==> flow/design.v <==
`timescale 1ps/1ps
module geofence ( clk,reset,X,Y,valid,is_inside);
  input clk;
  input reset;
  input [9:0] X;
  input [9:0] Y;
  output reg valid;
  output reg is_inside;
  reg me;
  reg  signed [11:0] ma,mb;
  wire signed [23:0] mo; 
  wire mv;
  multi_div #(
    .SIZE_A(12),
    .SIZE_B(12),
    .SIGNED(1),
    .STEP_SIZE(1) 
  ) multi_u1(
    .clk(clk),.reset(reset),
    .en(me),
    .select(1'b0),
    .a(ma),
    .b(mb),
    .P(mo),
    .div_zero(),
    .Valid(mv),
    .Busy()
  );
  reg [2:0] state;
  reg [2:0] state_counter_0,state_counter_1;
  reg [2:0] state_step;
  reg [9:0] check_point [1:0];
  reg [9:0] geofence_point [5:0][1:0];
  reg       check_signed;
  reg signed [26:0] DATA_REG;
  parameter READ_DATA     = 0;
  parameter SORT_POINT    = 1;
  parameter CHECK_IN_SIDE = 2;
  parameter DATA_OUT      = 3;
  integer i;
  always @(posedge clk or posedge reset) begin
    if (reset) begin
      state <= READ_DATA;
      state_step <= 0;
      state_counter_0 <= 0;
      state_counter_1 <= 0;
      me <= 0;
      is_inside <= 1;
    end else begin
      case (state)
        READ_DATA:begin
          if(state_counter_0==0)begin
            check_point[0] <= X;
            check_point[1] <= Y;
            state_counter_0 <= state_counter_0 + 1;
          end
          else begin
            if(state_counter_0 == 6)begin
              state <= SORT_POINT;
              state_counter_0 <= 1;
              state_counter_1 <= 2;
              me <= 0;
            end
            else state_counter_0 <= state_counter_0 + 1;
            geofence_point[state_counter_0-1][0] <= X;
            geofence_point[state_counter_0-1][1] <= Y;
          end 
        end
        SORT_POINT:begin
          case(state_step)
            0:begin
              ma <= (geofence_point[state_counter_0][0] - geofence_point[0][0]) ;  
              mb <= (geofence_point[state_counter_1][1] - geofence_point[0][1]) ;  
              me <= 1;
              state_step <= state_step + 1;
            end
            1:begin
              me <= 0;
              if(mv)begin
                me <= 1;
                DATA_REG <= mo; 
                state_step <= state_step + 1;
                ma <= (geofence_point[state_counter_0][1] - geofence_point[0][1]) ;  
                mb <= (geofence_point[state_counter_1][0] - geofence_point[0][0]) ;  
              end
            end
            2:begin
              me <= 0;
              if(mv)begin
                DATA_REG <= $signed($signed(DATA_REG)-$signed(mo));
                state_step <= state_step + 1;
              end
            end
            3:begin
                if( $signed(DATA_REG) <= 0 )begin
                  geofence_point[state_counter_0][0] <= geofence_point[state_counter_1][0]; 
                  geofence_point[state_counter_0][1] <= geofence_point[state_counter_1][1]; 
                  geofence_point[state_counter_1][0] <= geofence_point[state_counter_0][0]; 
                  geofence_point[state_counter_1][1] <= geofence_point[state_counter_0][1]; 
                end
              state_step <= state_step + 1;
            end
            4:begin
              if(state_counter_0==4)begin
                state <= CHECK_IN_SIDE;
                state_counter_0 <= 0;
                state_counter_1 <= 0;
              end
              else if(state_counter_1==5)begin
                state_counter_0 <= state_counter_0 + 1;
                state_counter_1 <= state_counter_0 + 2;
              end 
              else begin
                state_counter_1 <= state_counter_1 + 1;
              end
              state_step <= 0;
            end
          endcase
        end
        CHECK_IN_SIDE:begin
          case(state_step)
            0:begin 
              ma <= (geofence_point[state_counter_0][0] - check_point[0] );
              mb <= (geofence_point[ ((state_counter_0+1)==6 ? 0:(state_counter_0+1)) ][1] - geofence_point[state_counter_0][1] );
              me <= 1;
              state_step <= state_step + 1;
            end
            1:begin
              me <= 0;
              if(mv)begin
                DATA_REG <= mo;
                state_step <= state_step + 1;
              end
            end
            2:begin
              ma <= (geofence_point[state_counter_0][1] - check_point[1] );
              mb <= (geofence_point[ ((state_counter_0+1)==6 ? 0:(state_counter_0+1)) ][0] - geofence_point[state_counter_0][0]);
              me <= 1;
              state_step <= state_step + 1;
            end
            3:begin
              me <= 0;
              if(mv)begin
                if(state_counter_0==0) begin
                  check_signed <= (($signed(DATA_REG)-$signed(mo))>0)? 1:0;
                  state_counter_0 <= state_counter_0 + 1;
                end
                else begin
                  if(check_signed != ((($signed(DATA_REG)-$signed(mo))>0)? 1:0) )begin
                    is_inside <= 0;
                    state <= DATA_OUT;
                  end else if(state_counter_0==5)begin
                    state <= DATA_OUT;
                  end else begin
                    state_counter_0 <= state_counter_0 + 1;
                  end
                end
                state_step <= 0;
              end
            end
          endcase
        end
        default begin
          state <= READ_DATA;
          state_step <= 0;
          state_counter_0 <= 0;
          state_counter_1 <= 0;
          me <= 0;
          is_inside <= 1;
        end
      endcase
    end
  end
  always@(*)begin
    valid <= (state == DATA_OUT) ? 1'b1:1'b0;
  end
endmodule
module multi_div
#(
  parameter SIZE_A = 128,
  parameter SIZE_B = 64,
  parameter SIGNED = 0,
  parameter STEP_SIZE = 1 
)(
  input wire clk,reset,
  input wire en,
  input wire select,
  input wire [SIZE_A-1:0] a,
  input wire [SIZE_B-1:0] b,
  output reg [SIZE_A+SIZE_B-1:0] P,
  output reg div_zero,
  output reg Valid,
  output reg Busy
);
  parameter READ_IN       = 0,
            CALCULATE     = 1,
            PREPARE_DATA  = 2,
            DATA_OUT      = 3;
  reg [1:0] state;
  reg [9:0] state_counter;
  reg neg_signed;
  reg [SIZE_A-1:0] data_b;
  reg [SIZE_A+SIZE_B:0] r;   
  always@(*)begin
    Valid <= (state == DATA_OUT) ? 1'b1:1'b0;
    Busy  <= (state == CALCULATE || state == PREPARE_DATA) ? 1'b1:1'b0;
  end
  always@(posedge clk or posedge reset)begin
    if(reset)begin
      state <= READ_IN;
      state_counter <= 0;
    end else begin
      case(state)
        READ_IN   :begin
          if(en)begin
            if(select && b==0)begin
              state <= DATA_OUT;
              div_zero <= 1;
            end else begin
              state <= CALCULATE;
              div_zero <= 0;
            end 
            state_counter <= 0;
          end  
        end
        CALCULATE :begin
          if(state_counter == (SIZE_A/STEP_SIZE)-1)begin
            state <= PREPARE_DATA;
            state_counter <= 0;
          end
          else begin
            state_counter <= state_counter + 1;
          end
        end
        PREPARE_DATA:begin
          state <= DATA_OUT;
          state_counter <= 0;
        end
        DATA_OUT  :begin
          state <= READ_IN;
          state_counter <= 0;
        end
        default begin
          state <= READ_IN;
          state_counter <= 0;
        end
      endcase
    end
  end
  reg [SIZE_A-1:0] na;
  reg [SIZE_B-1:0] nb;
  reg in_select;
  integer i;
  always@(posedge clk or posedge reset)begin
    if(reset)begin
      r = 0;
      data_b = 0;
			P = 0;
      neg_signed = 0;
    end else begin
      case(state)
        READ_IN   :begin
          if(en)begin
            if(SIGNED)begin
              neg_signed = a[SIZE_A-1] ^ b[SIZE_B-1];
              na = a[SIZE_A-1] ? -a:a;
              nb = b[SIZE_B-1] ? -b:b;
            end
            else begin
              na = a;
              nb = b;
            end
            r = {na,1'b0,{SIZE_B{1'b0}}};
            data_b = nb;
            in_select = select;
          end  
        end
        CALCULATE :begin
          for(i=0;i<STEP_SIZE;i=i+1)begin 
          	r = r[SIZE_A+SIZE_B] ? ((r<<1)+data_b) : (r<<1);
          end
        end
        PREPARE_DATA:begin
          P = r[SIZE_A+SIZE_B-1:0];
          if(neg_signed)begin
            P = -P;
          end
        end
      endcase
    end
  end
endmodule
* Reports on geofence
What the tools print for geofence, step after step. Line numbers count from 1 in the design file above. Library cell names are shortened. The mark n/a stands for no value.
Set-up: design top geofence, clock port clk, standard-cell library sky130hd, timing corner tt_025C_1v80

* Word-level counts
Source: Yosys, flattened and elaborated. Widths are those after wreduce. Registers that Yosys merges into a memory's read port (data or address) are not register bits. Print and check cells do not count.
Storage and ports: register bits 280, latch bits 0, memory bits (writable) 0, bits in read-only memories 0, clocked read ports x word width 0, memory cells 0, input port bits 22, output and inout bits 2, cells after elaboration 447
Cells by class: add/sub/neg operators 28, multiply operators 0, div/mod/pow operators 0, magnitude comparators 2, eq/ne operators 132, shift operators 0, mux-type cells 201, bitwise operators 5, reductions and logical operators 49
Operator list (number):
- two-way mux 10 bit | 113
- case mux 10 bit (select 12 bit) | 3
- case mux 10 bit (select 2 bit) | 12
- case mux 10 bit (select 6 bit) | 3
- case mux 12 bit (select 2 bit) | 6
- case mux 27 bit (select 2 bit) | 2
- subtractor 10 x 10 -> 11 bit | 8
- AND reduction 7 bit | 12
- two-way mux 3 bit | 27
- two-way mux 27 bit | 3
- == test 4 x 3 -> 1 bit with constant B | 17
- == test 4 bit with constant B | 16
- != test 3 bit with constant B | 20
- case mux 3 bit (select 3 bit) | 6
- case mux 25 bit (select 2 bit) | 1
- two-way mux 25 bit | 2
- two-way mux 12 bit | 4
- == test 3 bit with constant B | 13
- == test 3 x 2 -> 1 bit with constant B | 12
- != test 5 bit with constant B | 7
- != test 2 bit with constant B | 17
- == test 4 x 2 -> 1 bit with constant B | 8
- logical NOT 4 bit | 8
- case mux 10 bit (select 3 bit) | 1
- subtractor 27 x 24 -> 28 bit | 1
- > comparator 28 x 1 -> 1 bit with constant B | 1
- less-or-equal comparator 27 x 1 -> 1 bit with constant B | 1
- subtractor 27 x 24 -> 27 bit | 1
Other operator kinds: 40; their cells: 92.

* Logic depth
Yosys ltp: most cells in a row. Word level: on the elaborated netlist, between registers, memories and ports. Mapped: between sequential cells and ports; inverters and the memories' decode and read muxes count.
Logic depth: depth in word-level cells 12, ABC_AREA 0, gate-level depth with buffers 28, mapped depth without buffers 26

* Mapped cells and area
The flow's flattened synthesis, as Yosys stat reports it; memories are mapped. The netlist is that of the ABC_AREA named above (0 if unset); the other value can give another one.
Cell types:
- edfxtp_1 | number 190, total area 5.71E+03 sq um
- dfrtp_1 | number 88, total area 2.2E+03 sq um
- ha_1 | number 144, total area 1.8E+03 sq um
- nand2_1 | number 442, total area 1.66E+03 sq um
- o21ai_0 | number 238, total area 1.19E+03 sq um
- a21oi_1 | number 207, total area 1.04E+03 sq um
- mux2i_1 | number 79, total area 790.758 sq um
- inv_1 | number 168, total area 630.605 sq um
- nor2_1 | number 163, total area 611.837 sq um
- o211ai_1 | number 81, total area 608.083 sq um
- clkbuf_1 | number 138, total area 517.997 sq um
- xnor2_1 | number 57, total area 499.229 sq um
- mux2_2 | number 43, total area 484.214 sq um
- xor2_1 | number 55, total area 481.712 sq um
- a221o_1 | number 46, total area 460.442 sq um
- nand2b_1 | number 44, total area 275.264 sq um
- nand3_1 | number 54, total area 270.259 sq um
- a222oi_1 | number 26, total area 260.25 sq um
Other cell types: 76; their cells: 566.
Mapped netlist: standard cells after synthesis 2829, cell area after synthesis 23704.0 sq um, sequential area 7986.4 sq um, flip-flop cells 281, buffer cells 189
The figures by module come from a second, unflattened synthesis with its own total; it is not the netlist above.
Unflattened totals: cells (unflattened synthesis) 2854, area (unflattened synthesis) 24006.8 sq um
Rows give one instance, submodules left out.
By module:
- geofence | instances 1, cells 2303, area 19204.7 sq um, sequential area 6083.3 sq um
- multi_div | instances 1, cells 551, area 4802.1 sq um, sequential area 1933.1 sq um

* Timing after synthesis
Path of least setup slack by OpenSTA after synthesis, without wires, with an ideal clock, recovery checks aside; 20% of the period is set as input and as output delay. Where synthesis merged equal registers, the netlist keeps one of their names.
Path post-synthesis: path type input to register, from input port reset, to register ma[0], period 5.5 ns, external input delay 1.100 ns, setup time 0.522 ns, time at the first pin 1.100 ns, arrival time 6.984 ns, data required time 4.978 ns, path slack -2.005 ns, delay of the path 6.406 ns, driving pins on the path 3, path buffers 0, synthesis period reached 7.505 ns
"delay of the path" = arrival - input delay + setup time. "driving pins on the path": output pins that drive a net of the path, with the launching flip-flop's if there is one; two outputs of one cell count as two. "synthesis period reached" is the clock period less the worst setup slack; recovery checks do not enter. This is arithmetic on one report: input and output delays are still those of the set period (20% each). The rows between start and end are the longest chain of elaborated cells between them; the timing report does not say that the signal goes this way. Where chains are equally long, one stands for them. A line is the first line of the expression or statement that the cell stems from. Yosys adds cells for indexed reads and writes and turns some case tables into memories. A register here has more assigning lines than the two given.
Between the ends, post-synthesis: cell sequence inv_1 o21ai_0 a2111oi_0, length of the longest elaborated chain 2, elaborated cells between the ends (all ways) 2, source lines of those cells 0, classes of those cells logic: 1; reduce/logical: 1
RTL lines, path post-synthesis:
- start: declaration | line 4 | input reset;
- inverter 1 bit
- AND reduction 5 bit
- end: assignment | line 72 | ma <= (geofence_point[state_counter_0][0] - geofence_point[0][0]) ;
- end: assignment | line 83 | ma <= (geofence_point[state_counter_0][1] - geofence_point[0][1]) ;
- end: declaration | line 10 | reg  signed [11:0] ma,mb;

* Timing after layout
Path of least setup slack in the final report of run B (OpenROAD, finished layout, wires in). Where an end is a register, its clock arrival counts in the times.
Path post-layout: path type register to register, from register state_counter_0[0], to register mb[9], period 5.3 ns, setup time 0.27 ns, time at the first pin 0.56 ns, arrival time 4.64 ns, data required time 5.60 ns, path slack 0.97 ns, driving pins on the path 25, path buffers 1
The rows between start and end are the longest chain of elaborated cells between them; the timing report does not say that the signal goes this way. Where chains are equally long, one stands for them. A register here has more assigning lines than the two given.
Between the ends, post-layout: cell sequence dfrtp_2 ha_4 nor2b_4 or2_4 nand2_2 o21ai_2 buf_6 a222oi_1 nand2_2 nor2_1 o21ai_1 o31a_1 ha_1 nor2b_4 o21ai_4 a21boi_2 o21ai_2 a21boi_2 o21ai_1 nand2b_1 a21o_1 a21oi_2 xnor2_1 mux2i_1 mux2i_1, length of the longest elaborated chain 12, elaborated cells between the ends (all ways) 59, classes of those cells add/sub: 7; eq/ne: 33; mux: 15; reduce/logical: 4
RTL lines, path post-layout:
- start: declaration | line 30 | reg [2:0] state_counter_0,state_counter_1;
- start: assignment | line 55 | state_counter_0 <= state_counter_0 + 1;
- start: assignment | line 64 | else state_counter_0 <= state_counter_0 + 1;
- adder 3 x 1 -> 4 bit | line 137 | mb <= (geofence_point[ ((state_counter_0+1)==6 ? 0:(state_counter_0+1)) ][0] - geofence_point[state_counter_0] ...
- == test 4 x 3 -> 1 bit | line 137
- two-way mux 3 bit | line 137
- subtractor 3 bit | line 137
- adder 4 x 1 -> 4 bit | line 137
- == test 4 bit | line 137
- case mux 10 bit (select 12 bit) | line 137
- two-way mux 10 bit | line 121 | case(state_step)
- two-way mux 10 bit | line 50 | case (state)
- subtractor 10 x 10 -> 11 bit | line 137
- case mux 12 bit (select 2 bit) | line 121
- case mux 12 bit (select 2 bit) | line 50
- end: assignment | line 73 | mb <= (geofence_point[state_counter_1][1] - geofence_point[0][1]) ;
- end: assignment | line 84 | mb <= (geofence_point[state_counter_1][0] - geofence_point[0][0]) ;
- end: declaration | line 10 | reg  signed [11:0] ma,mb;

Data sheet: physical implementation of geofence

Top module geofence; platform sky130hd; tools Yosys and OpenROAD; 7 stored runs in no particular order. Input and output delays are each 20% of the period that was set; the output load is 0.01 pF.
"achieved clock period" means the clock period less the worst setup slack. The figure is calculated, with input and output delays left at 20% of the set period.
"worst setup path time" is the time allowed to the run's worst setup path (the clock period less input and output delay, where it has them) less its slack. Clock arrival times count: a late capture clock shortens it, a late launch clock lengthens it.
[run A] settings: CAP_MARGIN=20, CELL_PAD_IN_SITES_DETAIL_PLACEMENT=2, CORE_UTILIZATION=46, HOLD_SLACK_MARGIN=0.29, MAX_ROUTING_LAYER=met5, PLACE_DENSITY_LB_ADDON=0.15, period_ns=3.8, CORE_MARGIN=2, SLEW_MARGIN=20
[run A] result: did not finish, clock tree synthesis stopped with DPL-0033
[run B] settings: SETUP_SLACK_MARGIN=1.16, period_ns=5.3, CAP_MARGIN=20, CORE_MARGIN=2, CORE_UTILIZATION=40, SLEW_MARGIN=20
[run B] result: chip area after synthesis (Yosys) 23704.0 sq um, die area 61224.1 sq um, standard-cell area of the final layout 27525.1 sq um, worst setup slack after layout 0.966 ns, achieved clock period 4.334 ns, worst setup path time 4.33 ns, worst setup path kind register to register
[run C] settings: CELL_PAD_IN_SITES_GLOBAL_PLACEMENT=1, CORE_ASPECT_RATIO=0.55, CTS_CLUSTER_DIAMETER=306, CTS_CLUSTER_SIZE=94, GPL_ROUTABILITY_DRIVEN=0, GPL_TIMING_DRIVEN=0, MAX_ROUTING_LAYER=met4, MIN_ROUTING_LAYER=met2, SLEW_MARGIN=15, period_ns=5.5, CAP_MARGIN=20, CORE_MARGIN=2, CORE_UTILIZATION=40
[run C] result: did not finish, routing stopped with GRT-0116
[run D] settings: CAP_MARGIN=10, CELL_PAD_IN_SITES_GLOBAL_PLACEMENT=0, CORE_ASPECT_RATIO=0.55, CORE_UTILIZATION=34, CTS_CLUSTER_DIAMETER=306, CTS_CLUSTER_SIZE=94, GPL_ROUTABILITY_DRIVEN=0, GPL_TIMING_DRIVEN=0, MAX_ROUTING_LAYER=met4, MIN_ROUTING_LAYER=met2, SLEW_MARGIN=15, period_ns=5.5, CORE_MARGIN=2
[run D] result: did not finish, routing stopped with GRT-0116
[run E] settings: CAP_MARGIN=10, CELL_PAD_IN_SITES_GLOBAL_PLACEMENT=3, CORE_ASPECT_RATIO=0.55, CORE_UTILIZATION=34, CTS_CLUSTER_DIAMETER=306, CTS_CLUSTER_SIZE=94, GPL_ROUTABILITY_DRIVEN=0, GPL_TIMING_DRIVEN=0, MAX_ROUTING_LAYER=met4, MIN_ROUTING_LAYER=met2, SLEW_MARGIN=15, TNS_END_PERCENT=60, period_ns=5.5, CORE_MARGIN=2
[run E] result: did not finish, routing stopped with GRT-0116
[run F] settings: CAP_MARGIN=0, CELL_PAD_IN_SITES_GLOBAL_PLACEMENT=3, CORE_ASPECT_RATIO=0.55, CORE_UTILIZATION=35, CTS_CLUSTER_DIAMETER=306, CTS_CLUSTER_SIZE=94, GPL_ROUTABILITY_DRIVEN=0, GPL_TIMING_DRIVEN=0, MAX_ROUTING_LAYER=met4, MIN_ROUTING_LAYER=met2, PLACE_DENSITY=0.92, SLEW_MARGIN=15, TNS_END_PERCENT=60, period_ns=5.5, CORE_MARGIN=2
[run F] result: did not finish, routing stopped with GRT-0116
[run G] settings: CTS_CLUSTER_DIAMETER=306, CTS_CLUSTER_SIZE=94, SLEW_MARGIN=10, period_ns=5.5, CAP_MARGIN=20, CORE_MARGIN=2, CORE_UTILIZATION=40
[run G] result: chip area after synthesis (Yosys) 23704.0 sq um, die area 61224.1 sq um, standard-cell area of the final layout 25150.4 sq um, worst setup slack after layout 0.413 ns, achieved clock period 5.087 ns, worst setup path time 5.09 ns, worst setup path kind register to register
